==> flow/design.v <==
module walker( 
   va_rdy_o, pa_o, pa_vld_o, pa_fault_o, pw_c_va_o, pw_c_vld_o,
   l1_va_o, l1_cancel_o, l1_va_vld_o, ch_va_o, ch_va_vld_o, stall_o,
   clk_i, resetn_i, va_i, va_vld_i, pw_c_pa_i, l1_pa_i, l1_pa_vld_i,
   ch_fault_i, stall_i
   );
   input logic clk_i;   
   input logic resetn_i;
   input logic [31:0] va_i;
   input logic        va_vld_i;
   output logic       va_rdy_o;
   output logic[27:0] pa_o;
   output logic       pa_vld_o;
   output logic       pa_fault_o;
   output logic [31:0] pw_c_va_o;
   output logic        pw_c_vld_o;
   input logic [15:0]  pw_c_pa_i;
   output logic[27:0] l1_va_o;
   output logic       l1_cancel_o;
   output logic       l1_va_vld_o;
   input logic [31:0] l1_pa_i;
   input logic        l1_pa_vld_i;
   output logic[27:0] ch_va_o;
   output logic       ch_va_vld_o;
   input logic        ch_fault_i;
   output logic       stall_o;
   input logic        stall_i;
   logic [31:0] va_reg;
   logic [3:0]  pw00_03_va_vld_reg;
   logic        ld05_va_vld_reg;
   logic        cancel_fault_reg;
   logic [27:0] ld_va_reg;
   logic        va_rdy_reg;
   assign pw_c_va_o = va_reg;
   assign pw_c_vld_o = pw00_03_va_vld_reg[0];
   always_ff@(posedge clk_i)
   begin
      if (!resetn_i)
      begin
	 va_reg <= 32'h0;
	 pw00_03_va_vld_reg <= 4'h0;
	 ld_va_reg <= 28'h0;
      end
      else
      begin
	 if (!stall_o && !stall_i)
	 begin
	    if (va_vld_i && va_rdy_o) 
	    begin
	       va_reg <= va_i;
	    end
	    pw00_03_va_vld_reg[3:0] <= {pw00_03_va_vld_reg[2:0], va_vld_i && va_rdy_o};
	    ld_va_reg <= {pw_c_pa_i, va_reg[11:0]};	    
	 end
      end
   end
   assign va_rdy_o = va_rdy_reg || (pw00_03_va_vld_reg[3] && !stall_o && !stall_i);
   always @(posedge clk_i)
   begin
      if (!resetn_i)		 
	va_rdy_reg <= 1'b1;
      else
	begin	    
	   if (va_vld_i && (va_rdy_reg || va_rdy_o)) 
	     va_rdy_reg <= 1'b0;
	   else if (!va_rdy_reg && va_rdy_o)
	     va_rdy_reg <= 1'b1;
	end
   end
   assign l1_va_o     = ld_va_reg;
   assign l1_va_vld_o = pw00_03_va_vld_reg[2] && !stall_i;
   assign ch_va_o = ld_va_reg;
   assign ch_va_vld_o = pw00_03_va_vld_reg[2] && !stall_i;
   assign l1_cancel_o = ch_fault_i && !cancel_fault_reg && pw00_03_va_vld_reg[3];
   always@(posedge clk_i)
   begin
      if (!resetn_i)
      begin
	 cancel_fault_reg <= 1'b0;	 
	 ld05_va_vld_reg <= 1'b0;
      end
      else
      begin
	 if (!stall_o && !stall_i) 
	 begin	 
	    ld05_va_vld_reg <= pw00_03_va_vld_reg[3];
	 end
	 if (pw00_03_va_vld_reg[3])
	   cancel_fault_reg <= l1_cancel_o;
	 else if (cancel_fault_reg && l1_pa_vld_i && !stall_i)
	   cancel_fault_reg <= 1'b0;
      end
   end
   assign stall_o = !ch_fault_i && !l1_pa_vld_i && pw00_03_va_vld_reg[3]; 
   assign pa_o = {va_reg[31:16],l1_pa_i[11:0]};
   assign pa_vld_o = (l1_pa_vld_i || cancel_fault_reg) && pw00_03_va_vld_reg[3];
   assign pa_fault_o = cancel_fault_reg;
endmodule
module PWU 
( 
   va_rdy_o, pa_o, pa_vld_o, pa_fault_o, pw_c_va_o, pw_c_vld_o,
   l1_va_o, l1_cancel_o, l1_va_vld_o, ch_va_o, ch_va_vld_o,
   clk_i, resetn_i, va_i, va_vld_i, pa_rdy_i, pw_c_pa_i, l1_pa_i,
   l1_pa_vld_i, ch_fault_i
   );
   input logic clk_i;   
   input logic resetn_i;
   input logic [31:0] va_i;
   input logic        va_vld_i;
   output logic       va_rdy_o;
   output logic[27:0] pa_o;
   output logic       pa_vld_o;
   output logic       pa_fault_o;
   input logic        pa_rdy_i;
   output logic [31:0] pw_c_va_o;
   output logic        pw_c_vld_o;
   input logic [15:0]  pw_c_pa_i;
   output logic[27:0] l1_va_o;
   output logic       l1_cancel_o;
   output logic       l1_va_vld_o;
   input logic [31:0] l1_pa_i;
   input logic        l1_pa_vld_i;
   output logic[27:0] ch_va_o;
   output logic       ch_va_vld_o;
   input logic        ch_fault_i;
   logic [1:0]      walk_sel_reg;
   logic [3:0][1:0] walk_sel_pw00_03_reg;
   logic walkers_ready_s;
   logic walkers_stall_s;
   logic [3:0]       va_rdy_s;
   logic [3:0][27:0] pa_s;
   logic [3:0]       pa_vld_s;
   logic [3:0]       pa_fault_s;
   logic [3:0][31:0] pw_c_va_s;
   logic [3:0]       pw_c_vld_s;
   logic [3:0][27:0] l1_va_s;
   logic [3:0]       l1_cancel_s;
   logic [3:0]       l1_va_vld_s;
   logic [3:0][27:0] ch_va_s;
   logic [3:0]       ch_va_vld_s;
   logic [3:0]       stall_s;
   logic [3:0]       va_vld_s;
   always_ff@(posedge clk_i)
   begin
      if (!resetn_i)
      begin
	walk_sel_reg <= 2'h0;
	 for (int i=0; i<4;i++)
	   walk_sel_pw00_03_reg[i] <= 2'h0;
      end
      else
      begin
	 if (walkers_ready_s && va_vld_i && !walkers_stall_s)
	 begin
	    walk_sel_reg <= walk_sel_reg + 1; 
	 end
	 if (!walkers_stall_s)
	 begin
	    walk_sel_pw00_03_reg <= {walk_sel_pw00_03_reg[2:0], walk_sel_reg}; 
	 end
      end      
   end
   assign walkers_ready_s = va_rdy_s != 0;
   assign va_rdy_o = walkers_ready_s;
   always_comb
   begin
      va_vld_s = 4'h1;
      for (int i=0; i<4; i++)
	if (walk_sel_reg == i[1:0])
	begin
	   va_vld_s[i] = 1'b1;
	end
   end
   assign pw_c_vld_o = pw_c_vld_s[walk_sel_pw00_03_reg[0]];
   assign pw_c_va_o  = pw_c_va_s[walk_sel_pw00_03_reg[0]];
   assign l1_va_o     = l1_va_s[walk_sel_pw00_03_reg[2]];
   assign l1_va_vld_o = l1_va_vld_s[walk_sel_pw00_03_reg[2]];
   assign ch_va_o = ch_va_s[walk_sel_pw00_03_reg[2]];
   assign ch_va_vld_o = ch_va_vld_s[walk_sel_pw00_03_reg[2]];
   assign l1_cancel_o = l1_cancel_s[walk_sel_pw00_03_reg[3]];
   assign walkers_stall_s = stall_s != 0 || (pa_vld_o && !pa_rdy_i);
   generate
      for (genvar i=0; i<4; i++)
      begin
	 walker walker_inst( 
			    .va_rdy_o		(va_rdy_s[i]),	  
			    .pa_o		(pa_s[i]),	  
			    .pa_vld_o		(pa_vld_s[i]),	  
			    .pa_fault_o		(pa_fault_s[i]),  
			    .pw_c_va_o		(pw_c_va_s[i]),	  
			    .pw_c_vld_o		(pw_c_vld_s[i]),  
			    .l1_va_o		(l1_va_s[i]),	  
			    .l1_cancel_o	(l1_cancel_s[i]),  
			    .l1_va_vld_o	(l1_va_vld_s[i]),  
			    .ch_va_o		(ch_va_s[i]),	  
			    .ch_va_vld_o	(ch_va_vld_s[i]),  
			    .stall_o		(stall_s[i]),	  
			    .clk_i		(clk_i),
			    .resetn_i		(resetn_i),
			    .va_i		(va_i[31:0]),
			    .va_vld_i		(va_vld_s[i]),	  
			    .pw_c_pa_i		(pw_c_pa_i[15:0]),
			    .l1_pa_i		(l1_pa_i[31:0]),
			    .l1_pa_vld_i	(l1_pa_vld_i),
			    .ch_fault_i		(ch_fault_i),
			    .stall_i		(walkers_stall_s));  
      end
   endgenerate
   always_ff@(posedge clk_i)
   begin
      if (!resetn_i)
      begin
	 pa_o       <= 28'h0;
	 pa_vld_o   <= 1'b0;
	 pa_fault_o <= 1'b0;
      end
      else
      begin
	 if (pa_rdy_i || (!pa_rdy_i && !pa_vld_o))
	 begin
	    pa_o       <= pa_s[walk_sel_pw00_03_reg[3]];
	    pa_vld_o   <= pa_vld_s[walk_sel_pw00_03_reg[3]];
	    pa_fault_o <= pa_fault_s[walk_sel_pw00_03_reg[3]] || l1_pa_i[31:12] != 0; 
	 end
      end
   end
endmodule
# --- Reports on PWU ---
# The steps from the RTL of PWU to its reports follow in flow order.
# Lines are those of the file above, counted from 1.
# Library cell names are shortened.
design:
  design: "PWU"
  clock: "clk_i"
  lib: "sky130hd"
  lib_corner: "tt_025C_1v80"

# --- Word level ---
# Counts by Yosys on the flattened word-level netlist (proc, flatten, opt, wreduce; memories kept). Register bits leave out memories and registers merged into their read ports (data or address). Print and check cells are left out. Cells with the same type and inputs are merged into one.
bits:
  regBits: 304
  in_bits: 86
  out_inout_bits: 123
  wordCells: 160
classes:
  add_sub_neg: 1
  multipliers: 2
  eq_ne: 3
  shift: 8
  mux: 19
  reduce_and_logical: 102
ops:
  columns: ["op", "count"]
  rows:
  - ["112-bit by 8-bit variable part select with 28-bit output", 2]
  - ["128-bit by 8-bit variable part select with 32-bit output", 1]
  - ["1-bit logical AND", 55]
  - ["2-bit by 3-bit multiplier with 5-bit output with constant B", 2]
  - ["20-bit nonzero test", 1]
  - ["4-bit by 2-bit variable part select with 1-bit output", 5]
  - ["1-bit 2-to-1 mux", 19]
  - ["1-bit logical NOT", 17]
  - ["2-bit nonzero test", 8]
  - ["1-bit logical OR", 15]
  - ["2-bit AND reduction", 4]
  - ["4-bit nonzero test", 2]
  - ["2-bit == test with constant B", 2]
  - ["2-bit by 1-bit adder with 2-bit output with constant B", 1]
  - ["2-bit by 1-bit == test with 1-bit output with constant B", 1]

# --- Depth ---
# Longest topological path by Yosys (ltp), each cell counted once; first at word level (registers and memories cut), then after technology mapping (sequential cells cut; the memories' decode and read muxes count).
depth:
  depth_word: 11
  abc_area: 1
  mapped_depth: 10
  mapped_depth_nobuf: 9

# --- After synthesis ---
# Yosys stat after the flow's synthesis: flattened, memories mapped to cells. It holds for the ABC_AREA given above (unset counts as 0); a run with the other value may have another netlist.
# Totals and module areas in this step are rounded.
by_type:
  columns: ["type", "count", "area_total_um2"]
  rows:
  - ["dfxtp_1", 304, 6.09E+03]
  - ["o21ai_0", 376, 1.88E+03]
  - ["nor2_1", 499, 1.87E+03]
  - ["o22ai_1", 76, 475.456]
  - ["a21oi_1", 92, 460.442]
  - ["nand2_1", 99, 371.606]
  - ["clkbuf_1", 94, 352.838]
  - ["nor3_1", 64, 320.307]
  - ["buf_4", 36, 270.259]
  - ["buf_2", 38, 190.182]
  - ["inv_1", 42, 157.651]
  - ["o21bai_1", 16, 120.115]
  - ["o21ai_1", 15, 75.072]
  - ["nand3_1", 13, 65.062]
  - ["ha_1", 3, 37.536]
  - ["nand2_2", 6, 37.536]
  - ["nor2_4", 3, 33.782]
  - ["inv_2", 6, 22.522]
# Other cell types: 10; their cells: 18.
mapped:
  cell_count: 1800
  yosys_area_um2: 13000
  sequential_area_um2: 6100
  ffs: 304
  n_buf: 174

# --- Path before layout ---
# Source: OpenSTA report_checks on the synthesized netlist (no wires, ideal clock, input and output delay 20% of the period each), path of least setup slack; recovery checks are left aside. Register names are those of the netlist, which keeps one name where synthesis merged equal registers.
synth_path:
  path_type: "input port to output port"
  start: "input ch_fault_i"
  end: "output l1_va_vld_o"
  clock_period_ns: 4.0
  input_delay_ns: 0.800
  output_delay_ns: 0.800
  launch_ns: 0.800
  arrival_ns: 1.879
  required_time_ns: 3.200
  setup_slack_ns: 1.321
  path_delay_ns: 1.079
  driving_pins: 9
  n_path_buf: 3
  synth_period_reached_ns: 2.679
# "path_delay_ns" = arrival - input delay + setup time.
# At an output port there is no setup time.
# "driving_pins": output pins that drive a net of the path, with the launching flip-flop's if there is one; two outputs of one cell count as two.
# "synth_period_reached_ns" = period - worst setup slack (recovery checks aside). The figure is calculated, with input and output delays left at 20% of the set period.
# Between the ends stands the longest chain of elaborated cells between them, by number of cells; it is not shown to be the way that was timed. Of several equally long chains one is given.
# Each line given opens the expression or statement behind the cell; cells for indexed reads and writes are added by Yosys, which also makes memories of some case tables.
synth_between:
  cell_sequence: "inv_2 > nand2_2 > inv_2 > nand2_2 > nand2_4 > buf_2 > buf_2 > a21oi_1 > buf_4"
  elab_chain_cells: 8
  cone_cells: 14
synth_lines:
  columns: ["item", "line", "source"]
  rows:
  - ["start, declared", 125, "input logic        ch_fault_i;"]
  - ["1-bit logical NOT", 94, "assign stall_o = !ch_fault_i && !l1_pa_vld_i && pw00_03_va_vld_reg[3];"]
  - ["1-bit logical AND x2", 94, null]
  - ["4-bit nonzero test", 181, "assign walkers_stall_s = stall_s != 0 || (pa_vld_o && !pa_rdy_i);"]
  - ["1-bit logical OR", 181, null]
  - ["1-bit logical NOT", 71, "assign l1_va_vld_o = pw00_03_va_vld_reg[2] && !stall_i;"]
  - ["1-bit logical AND", 71, null]
  - ["4-bit by 2-bit variable part select with 1-bit output", 177, "assign l1_va_vld_o = l1_va_vld_s[walk_sel_pw00_03_reg[2]];"]
  - ["end, declared", 120, "output logic       l1_va_vld_o;"]

# --- Path in the finished layout ---
# From the final timing report of stored run 1: the path of least setup slack in the routed layout; clock arrival at registers is part of the times.
layout_path:
  path_type: "flip-flop to output port"
  start: "register walk_sel_pw00_03_reg"
  end: "output pw_c_va_o[31]"
  clock_period_ns: 5.0
  output_delay_ns: 1.00
  launch_ns: 0.59
  arrival_ns: 3.86
  required_time_ns: 4.00
  setup_slack_ns: 0.14
  driving_pins: 7
  n_path_buf: 3
# Where an end lacks its bit number, it is one bit of the signal, or one of the new flip-flops if synthesis recoded a state register.
# Between the ends stands the longest chain of elaborated cells between them, by number of cells; it is not shown to be the way that was timed. Of several equally long chains one is given.
layout_between:
  cell_sequence: "dfxtp_1 > inv_1 > clkbuf_1 > clkbuf_1 > nor2_1 > o22ai_1 > clkdlybuf4s50_1"
  elab_chain_cells: 1
  cone_cells: 1
layout_lines:
  columns: ["item", "line", "source"]
  rows:
  - ["start, declared", 127, "logic [3:0][1:0] walk_sel_pw00_03_reg;"]
  - ["start, assigned", 149, "walk_sel_pw00_03_reg[i] <= 2'h0;"]
  - ["start, assigned", 159, "walk_sel_pw00_03_reg <= {walk_sel_pw00_03_reg[2:0], walk_sel_reg};"]
  - ["128-bit by 8-bit variable part select with 32-bit output", 175, "assign pw_c_va_o  = pw_c_va_s[walk_sel_pw00_03_reg[0]];"]
  - ["end, declared", 115, "output logic [31:0] pw_c_va_o;"]

Stored flow runs of PWU (4 of them; Yosys, OpenROAD, sky130hd). They differ in their settings and are not a sequence. Constraints: input delay and output delay 20% of the set period each, output load 0.01 pF.
"clock_period_reached_ns" means the clock period less the worst setup slack. The figure is calculated, with input and output delays left at 20% of the set period.
"worst_path_time_ns" is the time allowed to the run's worst setup path (the clock period less input and output delay, where it has them) less its slack. Clock arrival times count: a late capture clock shortens it, a late launch clock lengthens it.
"totalPower_w" is the tool's figure for a default switching activity; nothing was simulated.
Measured values are rounded.

--- stored run 1 ---
==> flow/run.sh <==
#!/bin/bash
# the make line also repeats the synthesis and layout settings of config.mk as NAME=value (left out here)
make -C /OpenROAD-flow-scripts/flow DESIGN_CONFIG=/design/flow/config.mk WORK_HOME=/design/flow/orfs CLKGATE_MAP_FILE= finish
==> flow/config.mk <==
export PLATFORM = sky130hd
export DESIGN_NAME = PWU
export DESIGN_NICKNAME = PWU
export VERILOG_FILES = /design/flow/design.v
export SDC_FILE = /design/flow/constraint.sdc
export NUM_CORES = 4
export LEC_CHECK = 0
export ABC_AREA = 1
export CAP_MARGIN = 20
export CELL_PAD_IN_SITES_DETAIL_PLACEMENT = 2
export CELL_PAD_IN_SITES_GLOBAL_PLACEMENT = 3
export CORE_MARGIN = 10
export CORE_UTILIZATION = 28
export CTS_CLUSTER_DIAMETER = 274
export GPL_ROUTABILITY_DRIVEN = 1
export GPL_TIMING_DRIVEN = 0
export HOLD_SLACK_MARGIN = 0.24
export MIN_ROUTING_LAYER = met2
export PLACE_DENSITY_LB_ADDON = 0.22
export SLEW_MARGIN = 20
export TNS_END_PERCENT = 35
==> flow/constraint.sdc <==
create_clock -name core_clock -period 5.0 [get_ports {clk_i}]
set_input_delay 1.0000 -clock core_clock [delete_from_list [all_inputs] [get_ports {clk_i}]]
set_output_delay 1.0000 -clock core_clock [all_outputs]
set_load 0.01 [all_outputs]

==> results, as YAML <==
results:
  yosys.chip_area_um2: 13000
  worst_setup_slack_ns: 0.14
  totalPower_w: 0.0085
  layout_stdcell_area_um2: 17000
  worst_path_time_ns: 3.86
  worst_path_kind: "flip-flop to output port"
  clock_period_reached_ns: 4.857
  total_die_area_um2: 55000
  setup_tns_ns: 0.000

--- stored run 2 ---
==> flow/run.sh <==
#!/bin/bash
# the make line also repeats the synthesis and layout settings of config.mk as NAME=value (left out here)
make -C /OpenROAD-flow-scripts/flow DESIGN_CONFIG=/design/flow/config.mk WORK_HOME=/design/flow/orfs CLKGATE_MAP_FILE= finish
==> flow/config.mk <==
export PLATFORM = sky130hd
export DESIGN_NAME = PWU
export DESIGN_NICKNAME = PWU
export VERILOG_FILES = /design/flow/design.v
export SDC_FILE = /design/flow/constraint.sdc
export NUM_CORES = 4
export LEC_CHECK = 0
export CAP_MARGIN = 15
export CELL_PAD_IN_SITES_GLOBAL_PLACEMENT = 0
export CORE_MARGIN = 5
export CORE_UTILIZATION = 24
export GPL_ROUTABILITY_DRIVEN = 1
export MIN_ROUTING_LAYER = met2
export PLACE_DENSITY = 0.78
export SETUP_SLACK_MARGIN = 0.53
export SLEW_MARGIN = 40
export TNS_END_PERCENT = 60
==> flow/constraint.sdc <==
create_clock -name core_clock -period 5.42 [get_ports {clk_i}]
set_input_delay 1.0840 -clock core_clock [delete_from_list [all_inputs] [get_ports {clk_i}]]
set_output_delay 1.0840 -clock core_clock [all_outputs]
set_load 0.01 [all_outputs]

==> results, as YAML <==
results:
  setup_tns_ns: 0.000
  worst_setup_slack_ns: 1.4
  totalPower_w: 0.0054
  clock_period_reached_ns: 4.039
  worst_path_time_ns: 1.87
  worst_path_kind: "input port to output port"
  layout_stdcell_area_um2: 16000
  yosys.chip_area_um2: 13000
  total_die_area_um2: 58000

--- stored run 3 ---
==> flow/run.sh <==
#!/bin/bash
# the make line also repeats the synthesis and layout settings of config.mk as NAME=value (left out here)
make -C /OpenROAD-flow-scripts/flow DESIGN_CONFIG=/design/flow/config.mk WORK_HOME=/design/flow/orfs CLKGATE_MAP_FILE= finish
==> flow/config.mk <==
export PLATFORM = sky130hd
export DESIGN_NAME = PWU
export DESIGN_NICKNAME = PWU
export VERILOG_FILES = /design/flow/design.v
export SDC_FILE = /design/flow/constraint.sdc
export NUM_CORES = 4
export LEC_CHECK = 0
export CAP_MARGIN = 20
export CORE_MARGIN = 2
export CORE_UTILIZATION = 32
export SLEW_MARGIN = 20
==> flow/constraint.sdc <==
create_clock -name core_clock -period 3.45 [get_ports {clk_i}]
set_input_delay 0.6900 -clock core_clock [delete_from_list [all_inputs] [get_ports {clk_i}]]
set_output_delay 0.6900 -clock core_clock [all_outputs]
set_load 0.01 [all_outputs]

==> results, as YAML <==
results:
  total_die_area_um2: 42000
  worst_setup_slack_ns: 0.29
  totalPower_w: 0.0086
  clock_period_reached_ns: 3.155
  setup_tns_ns: 0.000
  worst_path_time_ns: 2.47
  worst_path_kind: "flip-flop to output port"
  layout_stdcell_area_um2: 16000
  yosys.chip_area_um2: 13000

--- stored run 4 ---
==> flow/run.sh <==
#!/bin/bash
# the make line also repeats the synthesis and layout settings of config.mk as NAME=value (left out here)
make -C /OpenROAD-flow-scripts/flow DESIGN_CONFIG=/design/flow/config.mk WORK_HOME=/design/flow/orfs CLKGATE_MAP_FILE= finish
==> flow/config.mk <==
export PLATFORM = sky130hd
export DESIGN_NAME = PWU
export DESIGN_NICKNAME = PWU
export VERILOG_FILES = /design/flow/design.v
export SDC_FILE = /design/flow/constraint.sdc
export NUM_CORES = 4
export LEC_CHECK = 0
export CAP_MARGIN = 20
export CORE_MARGIN = 2
export CORE_UTILIZATION = 40
export SLEW_MARGIN = 20
==> flow/constraint.sdc <==
create_clock -name core_clock -period 4.24 [get_ports {clk_i}]
set_input_delay 0.8480 -clock core_clock [delete_from_list [all_inputs] [get_ports {clk_i}]]
set_output_delay 0.8480 -clock core_clock [all_outputs]
set_load 0.01 [all_outputs]

==> results, as YAML <==
results:
  setup_tns_ns: 0.000
  totalPower_w: 0.0068
  total_die_area_um2: 34000
  worst_setup_slack_ns: 0.71
  yosys.chip_area_um2: 13000
  clock_period_reached_ns: 3.533
  layout_stdcell_area_um2: 16000
  worst_path_time_ns: 1.84
  worst_path_kind: "input port to output port"
